==> flow/design.v <==
`timescale 1ns / 1ps
module fbindct_8bit #(
  parameter IN_WIDTH = 8,                                  
  parameter INT_BITS = 6,                                  
  parameter FRAC_BITS = 6,                                 
  parameter INTER_WIDTH = IN_WIDTH + INT_BITS + FRAC_BITS, 
  parameter OUT_WIDTH = 20                                 
)(
  input                                        clk,
  input                                        rst,
  input signed [8*IN_WIDTH-1:0]                x_in,         
  input                                        ready_in,     
  input                                        load,         
  output                                       valid_out,    
  output signed [8*OUT_WIDTH-1:0]              y_out         
);
parameter [1:0] IDLE = 2'b00;
parameter [1:0] WAIT = 2'b01;
parameter [1:0] SEND = 2'b10;
reg [1:0] state;
parameter [1:0] STAGE1 = 2'b00;
parameter [1:0] STAGE2 = 2'b01;
parameter [1:0] STAGE3 = 2'b10;
parameter [1:0] STAGE4 = 2'b11;
reg [1:0] stage;
reg signed [IN_WIDTH-1:0] x_reg_0, x_reg_1, x_reg_2, x_reg_3, x_reg_4, x_reg_5, x_reg_6, x_reg_7;
reg done;
assign valid_out = done;
always @(posedge clk) begin : state_machine
  if (rst) begin
    state <= IDLE;
    stage <= STAGE1;
    done <= 1'b0;
    x_reg_0 <= 0;
    x_reg_1 <= 0;
    x_reg_2 <= 0;
    x_reg_3 <= 0;
    x_reg_4 <= 0;
    x_reg_5 <= 0;
    x_reg_6 <= 0;
    x_reg_7 <= 0;
  end else begin
    case (state)
      IDLE: begin
        if(load) begin
          x_reg_0 <= x_in[1*IN_WIDTH-1:0*IN_WIDTH];
          x_reg_1 <= x_in[2*IN_WIDTH-1:1*IN_WIDTH];
          x_reg_2 <= x_in[3*IN_WIDTH-1:2*IN_WIDTH];
          x_reg_3 <= x_in[4*IN_WIDTH-1:3*IN_WIDTH];
          x_reg_4 <= x_in[5*IN_WIDTH-1:4*IN_WIDTH];
          x_reg_5 <= x_in[6*IN_WIDTH-1:5*IN_WIDTH];
          x_reg_6 <= x_in[7*IN_WIDTH-1:6*IN_WIDTH];
          x_reg_7 <= x_in[8*IN_WIDTH-1:7*IN_WIDTH];
          state <= WAIT;
        end
      end
      WAIT: begin
        case (stage)
          STAGE1: begin 
            stage <= STAGE2;
            done <= 1'b0;
          end
          STAGE2: stage <= STAGE3;
          STAGE3: stage <= STAGE4;
          STAGE4: begin 
            state <= SEND;
            stage <= STAGE1;
            done <= 1'b1;
          end
          default : begin 
            stage <= STAGE1;
          end
        endcase
      end
      SEND: begin
        if(ready_in) begin
          state <= IDLE;
          done <= 1'b0;
        end
      end
      default: state <= IDLE;
    endcase
  end
end
reg signed [INTER_WIDTH-1:0] a_reg_0, a_reg_1, a_reg_2, a_reg_3, a_reg_4, a_reg_5, a_reg_6, a_reg_7;
wire signed [INTER_WIDTH-1:0] a_wire_0, a_wire_1, a_wire_2, a_wire_3, a_wire_4, a_wire_5, a_wire_6, a_wire_7;
assign a_wire_0 = (x_reg_0 + x_reg_7) << FRAC_BITS;
assign a_wire_1 = (x_reg_1 + x_reg_6) << FRAC_BITS;
assign a_wire_2 = (x_reg_2 + x_reg_5) << FRAC_BITS;
assign a_wire_3 = (x_reg_3 + x_reg_4) << FRAC_BITS;
assign a_wire_4 = (x_reg_3 - x_reg_4) << FRAC_BITS;
assign a_wire_5 = (x_reg_2 - x_reg_5) << FRAC_BITS;
assign a_wire_6 = (x_reg_1 - x_reg_6) << FRAC_BITS;
assign a_wire_7 = (x_reg_0 - x_reg_7) << FRAC_BITS;
always @(posedge clk) begin : stage1
  if(rst) begin
    a_reg_0 <= 0;
    a_reg_1 <= 0;
    a_reg_2 <= 0;
    a_reg_3 <= 0;
    a_reg_4 <= 0;
    a_reg_5 <= 0;
    a_reg_6 <= 0;
    a_reg_7 <= 0;
  end else if(stage == STAGE1) begin
    a_reg_0 <= a_wire_0;
    a_reg_1 <= a_wire_1;
    a_reg_2 <= a_wire_2;
    a_reg_3 <= a_wire_3;
    a_reg_4 <= a_wire_4;
    a_reg_5 <= a_wire_5;
    a_reg_6 <= a_wire_6;
    a_reg_7 <= a_wire_7;
  end
end
reg signed [INTER_WIDTH-1:0] b_reg_0, b_reg_1;
wire signed [INTER_WIDTH-1:0] b_wire_0, b_wire_1;
assign b_wire_0 = (a_reg_5>>>2) + (a_reg_5>>>3) + a_reg_6;             
assign b_wire_1 = (b_wire_0>>>1) + (b_wire_0>>>3) - a_reg_5;           
always @(posedge clk) begin : stage2
  if(rst) begin
    b_reg_0 <= 0;
    b_reg_1 <= 0;
  end else if(stage == STAGE2) begin
    b_reg_0 <= b_wire_0;
    b_reg_1 <= b_wire_1;
  end
end
reg signed [INTER_WIDTH-1:0] c_reg_0, c_reg_1, c_reg_2, c_reg_3, c_reg_4, c_reg_5, c_reg_6, c_reg_7;
wire signed [INTER_WIDTH-1:0] c_wire_0, c_wire_1, c_wire_2, c_wire_3, c_wire_4, c_wire_5, c_wire_6, c_wire_7;
assign c_wire_0 = a_reg_0 + a_reg_3;
assign c_wire_1 = a_reg_2 + a_reg_1;
assign c_wire_2 = a_reg_1 - a_reg_2;
assign c_wire_3 = a_reg_0 - a_reg_3;
assign c_wire_4 = a_reg_4 + b_reg_1;
assign c_wire_5 = a_reg_4 - b_reg_1;
assign c_wire_6 = a_reg_7 - b_reg_0;
assign c_wire_7 = b_reg_0 + a_reg_7;
always @(posedge clk) begin : stage3 
  if(rst) begin
    c_reg_0 <= 0;
    c_reg_1 <= 0;
    c_reg_2 <= 0;
    c_reg_3 <= 0;
    c_reg_4 <= 0;
    c_reg_5 <= 0;
    c_reg_6 <= 0;
    c_reg_7 <= 0;
  end else if(stage == STAGE3) begin
    c_reg_0 <= c_wire_0;
    c_reg_1 <= c_wire_1;
    c_reg_2 <= c_wire_2;
    c_reg_3 <= c_wire_3;
    c_reg_4 <= c_wire_4;
    c_reg_5 <= c_wire_5;
    c_reg_6 <= c_wire_6;
    c_reg_7 <= c_wire_7;
  end
end
reg signed [INTER_WIDTH-1:0] d_reg_0, d_reg_1, d_reg_2, d_reg_3, d_reg_4, d_reg_5, d_reg_6;
wire signed [INTER_WIDTH-1:0] d_wire_0, d_wire_1, d_wire_2, d_wire_3, d_wire_4, d_wire_5, d_wire_6;
assign d_wire_0 = c_reg_0 + c_reg_1;                                          
assign d_wire_1 = (d_wire_0>>>1) - c_reg_1;                                   
assign d_wire_2 = c_reg_2 - ((c_reg_3>>>2) + (c_reg_3>>>3));                 
assign d_wire_3 = c_reg_3 + (d_wire_2>>>2) + (d_wire_2>>>3);                 
assign d_wire_4 = c_reg_4 - (c_reg_7>>>3);                                    
assign d_wire_5 = c_reg_5 + (c_reg_6>>>1) + (c_reg_6>>>2) + (c_reg_6>>>3);  
assign d_wire_6 = c_reg_6 - (d_wire_5>>>1);                                   
always @(posedge clk) begin : stage4 
  if(rst) begin
    d_reg_0 <= 0;
    d_reg_1 <= 0;
    d_reg_2 <= 0;
    d_reg_3 <= 0;
    d_reg_4 <= 0;
    d_reg_5 <= 0;
    d_reg_6 <= 0;
  end else if(stage == STAGE4) begin
    d_reg_0 <= d_wire_0;
    d_reg_1 <= d_wire_1;
    d_reg_2 <= d_wire_2;
    d_reg_3 <= d_wire_3;
    d_reg_4 <= d_wire_4;
    d_reg_5 <= d_wire_5;
    d_reg_6 <= d_wire_6;
  end
end
reg [INTER_WIDTH-1:0] c_reg7_delay;
always @(posedge clk) begin : delay_c_reg
  if (rst) begin
    c_reg7_delay <= 1'b0;
  end else begin
    c_reg7_delay <= c_reg_7;
  end
end
assign y_out[1*OUT_WIDTH-1:0*OUT_WIDTH] = d_reg_0;
assign y_out[2*OUT_WIDTH-1:1*OUT_WIDTH] = c_reg7_delay;
assign y_out[3*OUT_WIDTH-1:2*OUT_WIDTH] = d_reg_3;
assign y_out[4*OUT_WIDTH-1:3*OUT_WIDTH] = d_reg_6;
assign y_out[5*OUT_WIDTH-1:4*OUT_WIDTH] = d_reg_1;
assign y_out[6*OUT_WIDTH-1:5*OUT_WIDTH] = d_reg_5;
assign y_out[7*OUT_WIDTH-1:6*OUT_WIDTH] = d_reg_2;
assign y_out[8*OUT_WIDTH-1:7*OUT_WIDTH] = d_reg_4;
endmodule
-- Tool chain data of fbindct_8bit
What the tools print for fbindct_8bit, step after step.
Line numbers count from 1 in the design file above.
Library cell names are shortened.
The mark n/a stands for no value.
- design top: fbindct_8bit
- clock input: clk
- library: sky130hd
- corner: tt_025C_1v80

-- Elaborated design
Yosys after proc, flatten, opt, wreduce and memory -nomap, before mapping. Memory bits, and registers merged into a memory's read port (data or address), are not among the register bits. Print and check cells are not counted. Equal cells are merged and count once.
- add/sub/neg operators at 31
- reductions and logical operators: 6
- muxes and demuxes at 8
- eq/ne operators at 9
- operators with widths (cell ; count):
    adder 20 bit ; 5
    subtractor 20 bit ; 4
    adder 20 x 17 -> 20 bit ; 2
    adder 20 x 18 -> 20 bit ; 2
    subtractor 20 x 19 -> 20 bit ; 2
    adder 8 x 8 -> 9 bit ; 4
    subtractor 8 x 8 -> 9 bit ; 4
    adder 14 x 20 -> 20 bit ; 1
    adder 19 x 17 -> 20 bit ; 1
    subtractor 19 x 20 -> 20 bit ; 1
    subtractor 20 x 15 -> 20 bit ; 1
    subtractor 20 x 17 -> 20 bit ; 1
    adder 20 x 19 -> 20 bit ; 1
    adder 18 x 17 -> 19 bit ; 1
    adder 13 x 12 -> 14 bit ; 1
    case mux 2 bit (select 4 bit) ; 1
    equality test 2 bit (second input constant) ; 3
    != test 2 bit (second input constant) ; 3
    AND reduction 3 bit ; 2
    case mux 2 bit (select 3 bit) ; 1
    two-way mux 2 bit ; 3
    equality test 2 x 1 -> 1 bit (second input constant) ; 2
    zero test 2 bit ; 2
    case mux 1 bit (select 2 bit) ; 2
    != test 3 bit (second input constant) ; 1
    AND reduction 2 bit ; 1
    nonzero test 2 bit ; 1
    two-way mux 1 bit ; 1
- output and inout bits: 161
- bits of input ports: 68
- noted word-level cells: 91
- noted register bits after elaboration: 536

-- Depth
Yosys ltp: most cells in a row. Word level: on the elaborated netlist, between registers, memories and ports. Mapped: between sequential cells and ports; inverters and the memories' decode and read muxes count.
- word-level depth at 4
- ABC_AREA at 0
- mapped depth: 27

-- Synthesis result
Yosys stat after the flow's synthesis: flattened, memories mapped to cells. It holds for the ABC_AREA given above (unset counts as 0); a run with the other value may have another netlist.
Totals and module areas in this step are rounded.
- cell types (cell type ; count ; total area (um2)):
    dfxtp_1 ; 435 ; 8.71E+03
    ha_1 ; 306 ; 3.83E+03
    nor2_1 ; 506 ; 1.9E+03
    fa_1 ; 89 ; 1.78E+03
    xnor2_1 ; 167 ; 1.46E+03
    a21oi_1 ; 287 ; 1.44E+03
    inv_1 ; 372 ; 1.4E+03
    mux2i_1 ; 120 ; 1.2E+03
    nand2_1 ; 248 ; 930.893
    a211oi_1 ; 99 ; 743.213
    o21ai_0 ; 104 ; 520.499
    xor2_1 ; 56 ; 490.47
    o21bai_1 ; 65 ; 487.968
    clkbuf_1 ; 113 ; 424.157
    a21o_1 ; 55 ; 412.896
    o21a_1 ; 38 ; 285.274
    nor3_1 ; 49 ; 245.235
    a21boi_0 ; 24 ; 180.173
Not listed: further types 56, cells in them 313.
- standard cells after synthesis at 3446
- noted synthesis area: 28600 um2
- flip-flop cells: 435

-- Worst setup path after synthesis
OpenSTA on the mapped netlist: ideal clock, no wires. The path of least setup slack (recovery checks aside). Input and output delay are each 20% of the period. Register names are those of the netlist, which keeps one name where synthesis merged equal registers.
- kind: reg2reg
- start point: reg c_reg_6[4]
- end point: reg d_reg_6[19]
- clock period at 10000 ps
- noted slack: 4467 ps
- noted time at the first pin: 0 ps
- arrival time at 5451 ps
- delay of the path at 5534 ps
- noted required time: 9917 ps
- driving pins on the path at 23
- synthesis period reached: 5533 ps
"delay of the path" is the arrival time less input delay plus setup time.
"driving pins on the path": output pins that drive a net of the path, with the launching flip-flop's if there is one; two outputs of one cell count as two.
"synthesis period reached" = period - worst setup slack (recovery checks aside). The figure is calculated, with input and output delays left at 20% of the set period.
Between the ends stands the longest chain of elaborated cells between them, by number of cells; it is not shown to be the way that was timed. Of several equally long chains one is given.
A line is the first line of the expression or statement that the cell stems from. Yosys adds cells for indexed reads and writes and turns some case tables into memories.
- cell sequence: dfxtp_1 -> inv_1 -> fa_1 -> fa_1 -> inv_1 -> ha_1 -> a211oi_1 -> o21bai_2 -> a21oi_1 -> xor2_1 -> ha_1 -> a21o_1 -> a21oi_1 -> nor3b_1 -> a21oi_1 -> maj3_2 -> maj3_2 -> o21a_1 -> o211ai_2 -> o211ai_2 -> maj3_2 -> a2111o_1 -> o221ai_1
- cells in the longest elaborated chain: 4
- noted elaborated cells between the ends (all ways): 4
- source lines of those cells: 2
- those cells by class: add/sub (4)
- ends and longest elaborated chain, post-synthesis (what ; RTL line ; source):
    start: declaration ; 129 ; reg signed [INTER_WIDTH-1:0] c_reg_0, c_reg_1, c_reg_2, c_reg_3, c_reg_4, c_reg_5, c_reg_6, c_reg_7;
    start: assignment ; 147 ; c_reg_6 <= 0;
    start: assignment ; 156 ; c_reg_6 <= c_wire_6;
    adder 20 x 19 -> 20 bit ; 167 ; assign d_wire_5 = c_reg_5 + (c_reg_6>>>1) + (c_reg_6>>>2) + (c_reg_6>>>3);
    adder 20 x 18 -> 20 bit ; 167 ;
    adder 20 x 17 -> 20 bit ; 167 ;
    subtractor 20 x 19 -> 20 bit ; 168 ; assign d_wire_6 = c_reg_6 - (d_wire_5>>>1);
    end: assignment ; 177 ; d_reg_6 <= 0;
    end: assignment ; 185 ; d_reg_6 <= d_wire_6;
    end: declaration ; 160 ; reg signed [INTER_WIDTH-1:0] d_reg_0, d_reg_1, d_reg_2, d_reg_3, d_reg_4, d_reg_5, d_reg_6;

-- Timing after layout
From the final timing report of flow run A: the path of least setup slack in the routed layout; clock arrival at registers is part of the times.
The report prints the path's times to 10 ps; the period is as set.
- kind: reg2reg
- start point: reg c_reg_6[4]
- end point: reg d_reg_6[19]
- noted slack: -1610 ps
- arrival time at 5730 ps
- clock period at 3570 ps
- noted required time: 4130 ps
- driving pins on the path at 21
- noted time at the first pin: 630 ps
Between the ends stands the longest chain of elaborated cells between them, by number of cells; it is not shown to be the way that was timed. Of several equally long chains one is given.
- cell sequence: dfxtp_4 -> fa_1 -> fa_1 -> fa_2 -> a211oi_2 -> o21bai_2 -> a21oi_2 -> xor2_2 -> ha_1 -> a21o_1 -> a21oi_2 -> nor3b_2 -> a21oi_1 -> maj3_2 -> maj3_2 -> o32a_1 -> o211ai_2 -> o211ai_2 -> maj3_2 -> a2111o_1 -> o221ai_2
- cells in the longest elaborated chain: 4
- noted elaborated cells between the ends (all ways): 4
- source lines of those cells: 2
- those cells by class: add/sub (4)
- ends and longest elaborated chain, post-layout (what ; RTL line ; source):
    start: declaration ; 129 ; reg signed [INTER_WIDTH-1:0] c_reg_0, c_reg_1, c_reg_2, c_reg_3, c_reg_4, c_reg_5, c_reg_6, c_reg_7;
    start: assignment ; 147 ; c_reg_6 <= 0;
    start: assignment ; 156 ; c_reg_6 <= c_wire_6;
    adder 20 x 19 -> 20 bit ; 167 ; assign d_wire_5 = c_reg_5 + (c_reg_6>>>1) + (c_reg_6>>>2) + (c_reg_6>>>3);
    adder 20 x 18 -> 20 bit ; 167 ;
    adder 20 x 17 -> 20 bit ; 167 ;
    subtractor 20 x 19 -> 20 bit ; 168 ; assign d_wire_6 = c_reg_6 - (d_wire_5>>>1);
    end: assignment ; 177 ; d_reg_6 <= 0;
    end: assignment ; 185 ; d_reg_6 <= d_wire_6;
    end: declaration ; 160 ; reg signed [INTER_WIDTH-1:0] d_reg_0, d_reg_1, d_reg_2, d_reg_3, d_reg_4, d_reg_5, d_reg_6;

Measured data: module fbindct_8bit, platform sky130hd, 7 stored runs of the flow under differing settings, order arbitrary. Input and output delays are each 20% of the period that was set; the output load is 0.01 pF.
"clock period reached": clock period set for the run, less the worst setup slack. It is reckoned from that one timing run; input and output delays stay at 20% of the period that was set.
"time of the worst setup path" means the part of the period allowed to the worst setup path (the constraints hold back 20% at inputs and 20% at outputs) less its slack; where the path has registers, the arrival times of their clocks count too.
"power consumption" is the tool's figure for a default switching activity; nothing was simulated.
"time of the worst setup path" is given in steps of 10 ps.
The measured numbers are rounded.

Flow run A
Settings were CAP_MARGIN = 20; CELL_PAD_IN_SITES_GLOBAL_PLACEMENT = 2; CORE_ASPECT_RATIO = 0.8; CORE_UTILIZATION = 27; CTS_CLUSTER_SIZE = 95; PLACE_DENSITY = 0.6; period_ns = 3.57; CORE_MARGIN = 2; SLEW_MARGIN = 20
- die outline area: 109000 um2
- noted the post-synthesis cell area: 28600 um2
- noted the final design utilization: 38.3%
- standard-cell area of the final layout at 40200 um2
- clock period reached: 5176 ps
- total negative slack on setup checks at -31900 ps
- noted the setup slack of the worst path: -1610 ps
- power consumption: 31300 uW
- noted the worst hold slack in the final report: 459 ps
- noted the time of the worst setup path: 5180 ps
- critical path type: reg2reg

Flow run B
Settings were CAP_MARGIN = 0; CELL_PAD_IN_SITES_GLOBAL_PLACEMENT = 3; CORE_UTILIZATION = 20; CTS_CLUSTER_DIAMETER = 111; CTS_CLUSTER_SIZE = 85; GPL_TIMING_DRIVEN = 0; MIN_ROUTING_LAYER = met2; PLACE_DENSITY_LB_ADDON = 0.3; SETUP_SLACK_MARGIN = 2.11; period_ns = 7.96; CORE_MARGIN = 2; SLEW_MARGIN = 20
- die outline area: 146000 um2
- noted the post-synthesis cell area: 28600 um2
- noted the final design utilization: 24.5%
- standard-cell area of the final layout at 34800 um2
- clock period reached: 5590 ps
- total negative slack on setup checks at 0 ps
- noted the setup slack of the worst path: 2370 ps
- power consumption: 10100 uW
- noted the worst hold slack in the final report: 471 ps
- noted the time of the worst setup path: 5590 ps
- critical path type: reg2reg

Flow run C
Settings were ABC_AREA = 0; CAP_MARGIN = 10; CELL_PAD_IN_SITES_DETAIL_PLACEMENT = 1; CELL_PAD_IN_SITES_GLOBAL_PLACEMENT = 2; CORE_ASPECT_RATIO = 1.61; CORE_MARGIN = 4; CORE_UTILIZATION = 17; CTS_CLUSTER_SIZE = 55; GPL_ROUTABILITY_DRIVEN = 0; HOLD_SLACK_MARGIN = -0.09; MAX_ROUTING_LAYER = met4; MIN_ROUTING_LAYER = met2; PLACE_DENSITY_LB_ADDON = 0.19; SLEW_MARGIN = 0; period_ns = 8.47
- die outline area: 175000 um2
- noted the post-synthesis cell area: 28600 um2
- noted the final design utilization: 20.9%
- standard-cell area of the final layout at 34900 um2
- clock period reached: 6150 ps
- total negative slack on setup checks at 0 ps
- noted the setup slack of the worst path: 2320 ps
- power consumption: 9870 uW
- noted the worst hold slack in the final report: 469 ps
- noted the time of the worst setup path: 6150 ps
- critical path type: reg2reg

Flow run D
Settings were CORE_UTILIZATION = 40; period_ns = 4.78; CAP_MARGIN = 20; CORE_MARGIN = 2; SLEW_MARGIN = 20
- die outline area: 73700 um2
- noted the post-synthesis cell area: 28600 um2
- noted the final design utilization: 50.2%
- standard-cell area of the final layout at 35700 um2
- clock period reached: 5152 ps
- total negative slack on setup checks at -1260 ps
- noted the setup slack of the worst path: -372 ps
- power consumption: 19200 uW
- noted the worst hold slack in the final report: 472 ps
- noted the time of the worst setup path: 5150 ps
- critical path type: reg2reg

Flow run E
Settings were ABC_AREA = 1; CELL_PAD_IN_SITES_DETAIL_PLACEMENT = 1; CORE_UTILIZATION = 42; MAX_ROUTING_LAYER = met5; PLACE_DENSITY = 0.71; SETUP_SLACK_MARGIN = 1.13; period_ns = 3.94; CAP_MARGIN = 20; CORE_MARGIN = 2; SLEW_MARGIN = 20
- not finished: routing ended with error ODB-0269

Flow run F
Settings were ABC_AREA = 1; CAP_MARGIN = 40; CELL_PAD_IN_SITES_DETAIL_PLACEMENT = 0; CORE_ASPECT_RATIO = 0.7; CORE_UTILIZATION = 40; CTS_CLUSTER_SIZE = 92; HOLD_SLACK_MARGIN = 0.22; MIN_ROUTING_LAYER = met2; SLEW_MARGIN = 10; period_ns = 7.51; CORE_MARGIN = 2
- die outline area: 78400 um2
- noted the post-synthesis cell area: 30500 um2
- noted the final design utilization: 46.3%
- standard-cell area of the final layout at 34900 um2
- clock period reached: 5329 ps
- total negative slack on setup checks at 0 ps
- noted the setup slack of the worst path: 2180 ps
- power consumption: 11900 uW
- noted the worst hold slack in the final report: 466 ps
- noted the time of the worst setup path: 5330 ps
- critical path type: reg2reg

Flow run G
Settings were ABC_AREA = 0; CORE_ASPECT_RATIO = 0.7; CORE_UTILIZATION = 40; CTS_CLUSTER_SIZE = 92; MIN_ROUTING_LAYER = met2; SETUP_SLACK_MARGIN = 1.98; SLEW_MARGIN = 10; period_ns = 7.51; CAP_MARGIN = 20; CORE_MARGIN = 2
- die outline area: 73700 um2
- noted the post-synthesis cell area: 28600 um2
- noted the final design utilization: 46.9%
- standard-cell area of the final layout at 33400 um2
- clock period reached: 5450 ps
- total negative slack on setup checks at 0 ps
- noted the setup slack of the worst path: 2060 ps
- power consumption: 10600 uW
- noted the worst hold slack in the final report: 467 ps
- noted the time of the worst setup path: 5450 ps
- critical path type: reg2reg
